==> flow/design.v <==
module PE (
    input              clk,
    input              CIM_en,
    input              STDW,  
    input              STDR,  
    input        [5:0] STD_A,  
    input        [3:0] weight_in,  
    input      [255:0] act_in,  
    output reg   [3:0] weight_out,  
    output reg  [13:0] PSUM  
);
reg  [255:0] weight;  
integer i;
always @(posedge clk) begin
    for (i = 0; i < 64; i = i+1) begin
        if (STDW && STD_A == i) begin  
            weight[4*i+3 -: 4] <= weight_in;
        end
    end
end
always@(*) begin
    weight_out = 4'b0;
    PSUM = 14'b0;
    if (STDW) begin  
    end
    else if (STDR) begin  
        weight_out = weight[4*STD_A+3 -: 4];
    end
    else begin  
        if (CIM_en) begin
            for (i = 0; i < 64; i = i+1) begin
                PSUM = PSUM + weight[4*i+3 -: 4] * act_in[4*i+3 -: 4];  
            end
        end
    end
end
endmodule
== Tool chain data of PE ==
The steps from the RTL of PE to its reports follow in flow order.
Lines are those of the file above, counted from 1.
Cell names lack the library's common part.
Not given: -
Set-up
  design top: PE
  clock input: clk
  standard-cell library: sky130hd
  library corner: tt_025C_1v80

== After elaboration ==
Counts by Yosys on the flattened word-level netlist (proc, flatten, opt, wreduce; memories kept). Register bits leave out memories and registers merged into their read ports (data or address); mux counts leave out enables and synchronous resets folded into registers. Print and check cells are left out. Cells with the same type and inputs are merged into one.
Operators by class
  divide/modulo/power cells: 0
  $lt $le $gt $ge: 0
  add/sub/neg operators: 66
  muxes and demuxes: 5
  equality and inequality tests: 63
  reductions and logical operators: 65
  bitwise logic cells: 0
  multiply operators: 64
  shifts and indexed selects: 1
Operator list (number)
  multiplier 4 x 4 -> 8 bit: 64
  adder 14 x 8 -> 14 bit: 57
  indexed select 256 x 11 -> 4 bit: 1
  == test 6 bit (second input constant): 32
  == test 6 x 5 -> 1 bit (second input constant): 16
  logical AND 1 bit: 64
  == test 6 x 4 -> 1 bit (second input constant): 8
  2-to-1 mux 14 bit: 3
  == test 6 x 3 -> 1 bit (second input constant): 4
  adder 13 x 8 -> 14 bit: 1
  adder 12 x 8 -> 13 bit: 1
  adder 11 x 8 -> 12 bit: 1
  == test 6 x 2 -> 1 bit (second input constant): 2
  subtractor 10 x 3 -> 11 bit (second input constant): 1
  adder 10 x 8 -> 11 bit: 1
  adder 9 x 1 -> 10 bit (second input constant): 1
  adder 9 x 8 -> 10 bit: 1
  adder 8 x 2 -> 9 bit (second input constant): 1
  adder 8 x 8 -> 9 bit: 1
  2-to-1 mux 4 bit: 2
  == test 6 x 1 -> 1 bit (second input constant): 1
  logical NOT 6 bit: 1
Bit counts
  memory bits (writable): 0
  memories: 0
  bits in read-only memories: 0
  latch bits: 0
  word-level cells: 328
  clocked read ports x word width: 0
  register bits after elaboration: 256

== Depth ==
Longest topological path by Yosys (ltp), each cell counted once; first at word level (registers and memories cut), then after technology mapping (sequential cells cut; the memories' decode and read muxes count).
Depth
  depth after elaboration: 67
  ABC_AREA: 1
  mapped depth: 34

== Synthesis result ==
Source: synth_stat.txt of the flow (Yosys; design flattened, memories mapped). It holds for the ABC_AREA given above (unset counts as 0); a run with the other value may have another netlist.
Cell types
  fa_1: number 1002, area in all 2.01E+04 um^2
  edfxtp_1: number 256, area in all 7.69E+03 um^2
  inv_1: number 1948, area in all 7.31E+03 um^2
  ha_1: number 518, area in all 6.48E+03 um^2
  nand2_1: number 1707, area in all 6.41E+03 um^2
  nor2_1: number 92, area in all 345.331 um^2
  o21ai_0: number 20, area in all 100.096 um^2
  buf_2: number 18, area in all 90.086 um^2
  clkbuf_1: number 22, area in all 82.579 um^2
  nand3_1: number 15, area in all 75.072 um^2
  a21oi_1: number 12, area in all 60.058 um^2
  o21ai_1: number 7, area in all 35.034 um^2
  buf_1: number 8, area in all 30.029 um^2
  buf_4: number 4, area in all 30.029 um^2
  a211oi_1: number 2, area in all 15.014 um^2
  nand4_1: number 2, area in all 12.512 um^2
  nor2_4: number 1, area in all 11.261 um^2
  xor2_1: number 1, area in all 8.758 um^2
Not listed: further types 3, cells in them 4.
Synthesis totals
  flip-flop cells: 256
  mapped cells: 5639
  mapped area: 48865.6 um^2
  buffer cells: 52

== Timing after synthesis ==
Source: OpenSTA report_checks on the synthesized netlist (no wires, ideal clock, input and output delay 20% of the period each), path of least setup slack; recovery checks are left aside. Register names are those of the netlist, which keeps one name where synthesis merged equal registers.
Timing post-synthesis
  path kind: input -> output
  start: input port act_in[252]
  end: output port PSUM[13]
  period: 20000 ps
  delay of the path: 8275 ps
  path buffers: 0
  stages on the path: 32
  path slack: 3725 ps
  launch time at the first pin: 4000 ps
  arrival: 12275 ps
  period reached after synthesis: 16275 ps
"delay of the path" is the arrival time less input delay plus setup time.
A path that ends at an output port has no setup time.
"stages on the path" counts driving pins, that of a launching flip-flop among them; a cell with two outputs on the path counts twice.
"period reached after synthesis" is the clock period less the worst setup slack; recovery checks do not enter. This is arithmetic on one report: input and output delays are still those of the set period (20% each).
Between the ends stands the longest chain of elaborated cells between them, by number of cells; it is not shown to be the way that was timed. Of several equally long chains one is given.
A line is the first line of the expression or statement that the cell stems from. Yosys adds cells for indexed reads and writes and turns some case tables into memories.
Between the ends, post-synthesis
  cell sequence: nand2_1 -> fa_1 -> inv_1 -> fa_1 -> fa_1 -> inv_1 -> fa_1 -> inv_1 -> fa_1 -> inv_1 -> fa_1 -> fa_1 -> inv_1 -> fa_1 -> fa_1 -> inv_1 -> fa_1 -> inv_1 -> fa_1 -> inv_1 -> fa_1 -> inv_1 -> fa_1 -> ha_1 -> fa_1 -> nand3_1 -> nand2_1 -> a21oi_1 -> o21ai_0 -> nand2_1 -> nand2_1 -> nor2_1
  length of the longest elaborated chain: 5
Ends and longest elaborated chain, post-synthesis
  start, declared: line 8  | input      [255:0] act_in,
  multiplier 4 x 4 -> 8 bit: line 32  | PSUM = PSUM + weight[4*i+3 -: 4] * act_in[4*i+3 -: 4];
  adder 14 x 8 -> 14 bit: line 32
  2-to-1 mux 14 bit: line 30  | if (CIM_en) begin
  2-to-1 mux 14 bit: line 26  | else if (STDR) begin
  2-to-1 mux 14 bit: line 24  | if (STDW) begin
  end, declared: line 10  | output reg  [13:0] PSUM

== Timing after layout ==
Path of least setup slack in the final report of run 1 (OpenROAD, finished layout, wires in). Where an end is a register, its clock arrival counts in the times.
The report prints the path's times to 10 ps; the period is as set.
Timing post-layout
  path kind: input -> output
  start: input port act_in[234]
  end: output port PSUM[11]
  stages on the path: 34
  path buffers: 3
  launch time at the first pin: 2420 ps
  arrival: 11170 ps
  period: 12100 ps
  path slack: -1490 ps
Between the ends stands the longest chain of elaborated cells between them, by number of cells; it is not shown to be the way that was timed. Of several equally long chains one is given.
Between the ends, post-layout
  cell sequence: clkdlybuf4s15_1 -> nand2_1 -> fa_1 -> inv_1 -> fa_2 -> fa_1 -> inv_1 -> fa_1 -> inv_1 -> fa_1 -> fa_1 -> inv_1 -> fa_1 -> inv_1 -> fa_1 -> fa_1 -> inv_1 -> fa_1 -> inv_2 -> fa_1 -> inv_1 -> fa_1 -> inv_1 -> fa_2 -> ha_4 -> fa_2 -> nand3_2 -> nand2_2 -> a21oi_2 -> buf_6 -> o21ai_1 -> o21ai_1 -> a21oi_1 -> buf_2
  length of the longest elaborated chain: 10
Ends and longest elaborated chain, post-layout
  start, declared: line 8  | input      [255:0] act_in,
  multiplier 4 x 4 -> 8 bit: line 32  | PSUM = PSUM + weight[4*i+3 -: 4] * act_in[4*i+3 -: 4];
  adder 14 x 8 -> 14 bit (6 in a row): line 32
  2-to-1 mux 14 bit: line 30  | if (CIM_en) begin
  2-to-1 mux 14 bit: line 26  | else if (STDR) begin
  2-to-1 mux 14 bit: line 24  | if (STDW) begin
  end, declared: line 10  | output reg  [13:0] PSUM

==> results <==
Module PE, platform sky130hd: 3 stored runs of the flow (Yosys, OpenROAD) with differing settings, in no particular order. Input and output delays are each 20% of the period that was set; the output load is 0.01 pF.
"achieved clock period" means the clock period less the worst setup slack. The figure is calculated, with input and output delays left at 20% of the set period.
By "worst setup path time" is meant the share of the clock period that the worst setup path is allowed (20% is reserved at inputs, 20% at outputs), minus its slack. Clock arrival times at its registers enter into it.
"worst setup path time" is known to 10 ps.
[run 1] settings: ABC_AREA=1, CAP_MARGIN=5, CORE_ASPECT_RATIO=1.98, CORE_MARGIN=5, CORE_UTILIZATION=50, CTS_CLUSTER_SIZE=85, PLACE_DENSITY_LB_ADDON=0.07, SETUP_SLACK_MARGIN=1.85, SLEW_MARGIN=15, TNS_END_PERCENT=10, period_ns=12.1
[run 1] result: chip area after synthesis (Yosys) 48865.6 um^2, die area 104452.0 um^2, standard-cell area of the final layout 57014.7 um^2, worst setup slack after layout -1485 ps, total negative slack -15566 ps, achieved clock period 13585 ps, worst setup path time 8750 ps, worst setup path kind input -> output
[run 2] settings: period_ns=20.0, CAP_MARGIN=20, CORE_MARGIN=2, CORE_UTILIZATION=40, SLEW_MARGIN=20
[run 2] result: chip area after synthesis (Yosys) 47317.9 um^2, die area 121062.0 um^2, standard-cell area of the final layout 53099.7 um^2, worst setup slack after layout 1530 ps, total negative slack 0 ps, achieved clock period 18470 ps, worst setup path time 10470 ps, worst setup path kind input -> output
[run 3] settings: ABC_AREA=1, CAP_MARGIN=40, CELL_PAD_IN_SITES_GLOBAL_PLACEMENT=2, CORE_ASPECT_RATIO=1.8, CORE_UTILIZATION=33, CTS_CLUSTER_DIAMETER=303, GPL_TIMING_DRIVEN=0, HOLD_SLACK_MARGIN=0.07, MIN_ROUTING_LAYER=met2, SLEW_MARGIN=5, TNS_END_PERCENT=5, period_ns=23.1, CORE_MARGIN=2
[run 3] result: chip area after synthesis (Yosys) 48865.6 um^2, die area 151306.0 um^2, standard-cell area of the final layout 55574.6 um^2, worst setup slack after layout 3164 ps, total negative slack 0 ps, achieved clock period 19936 ps, worst setup path time 10700 ps, worst setup path kind input -> output
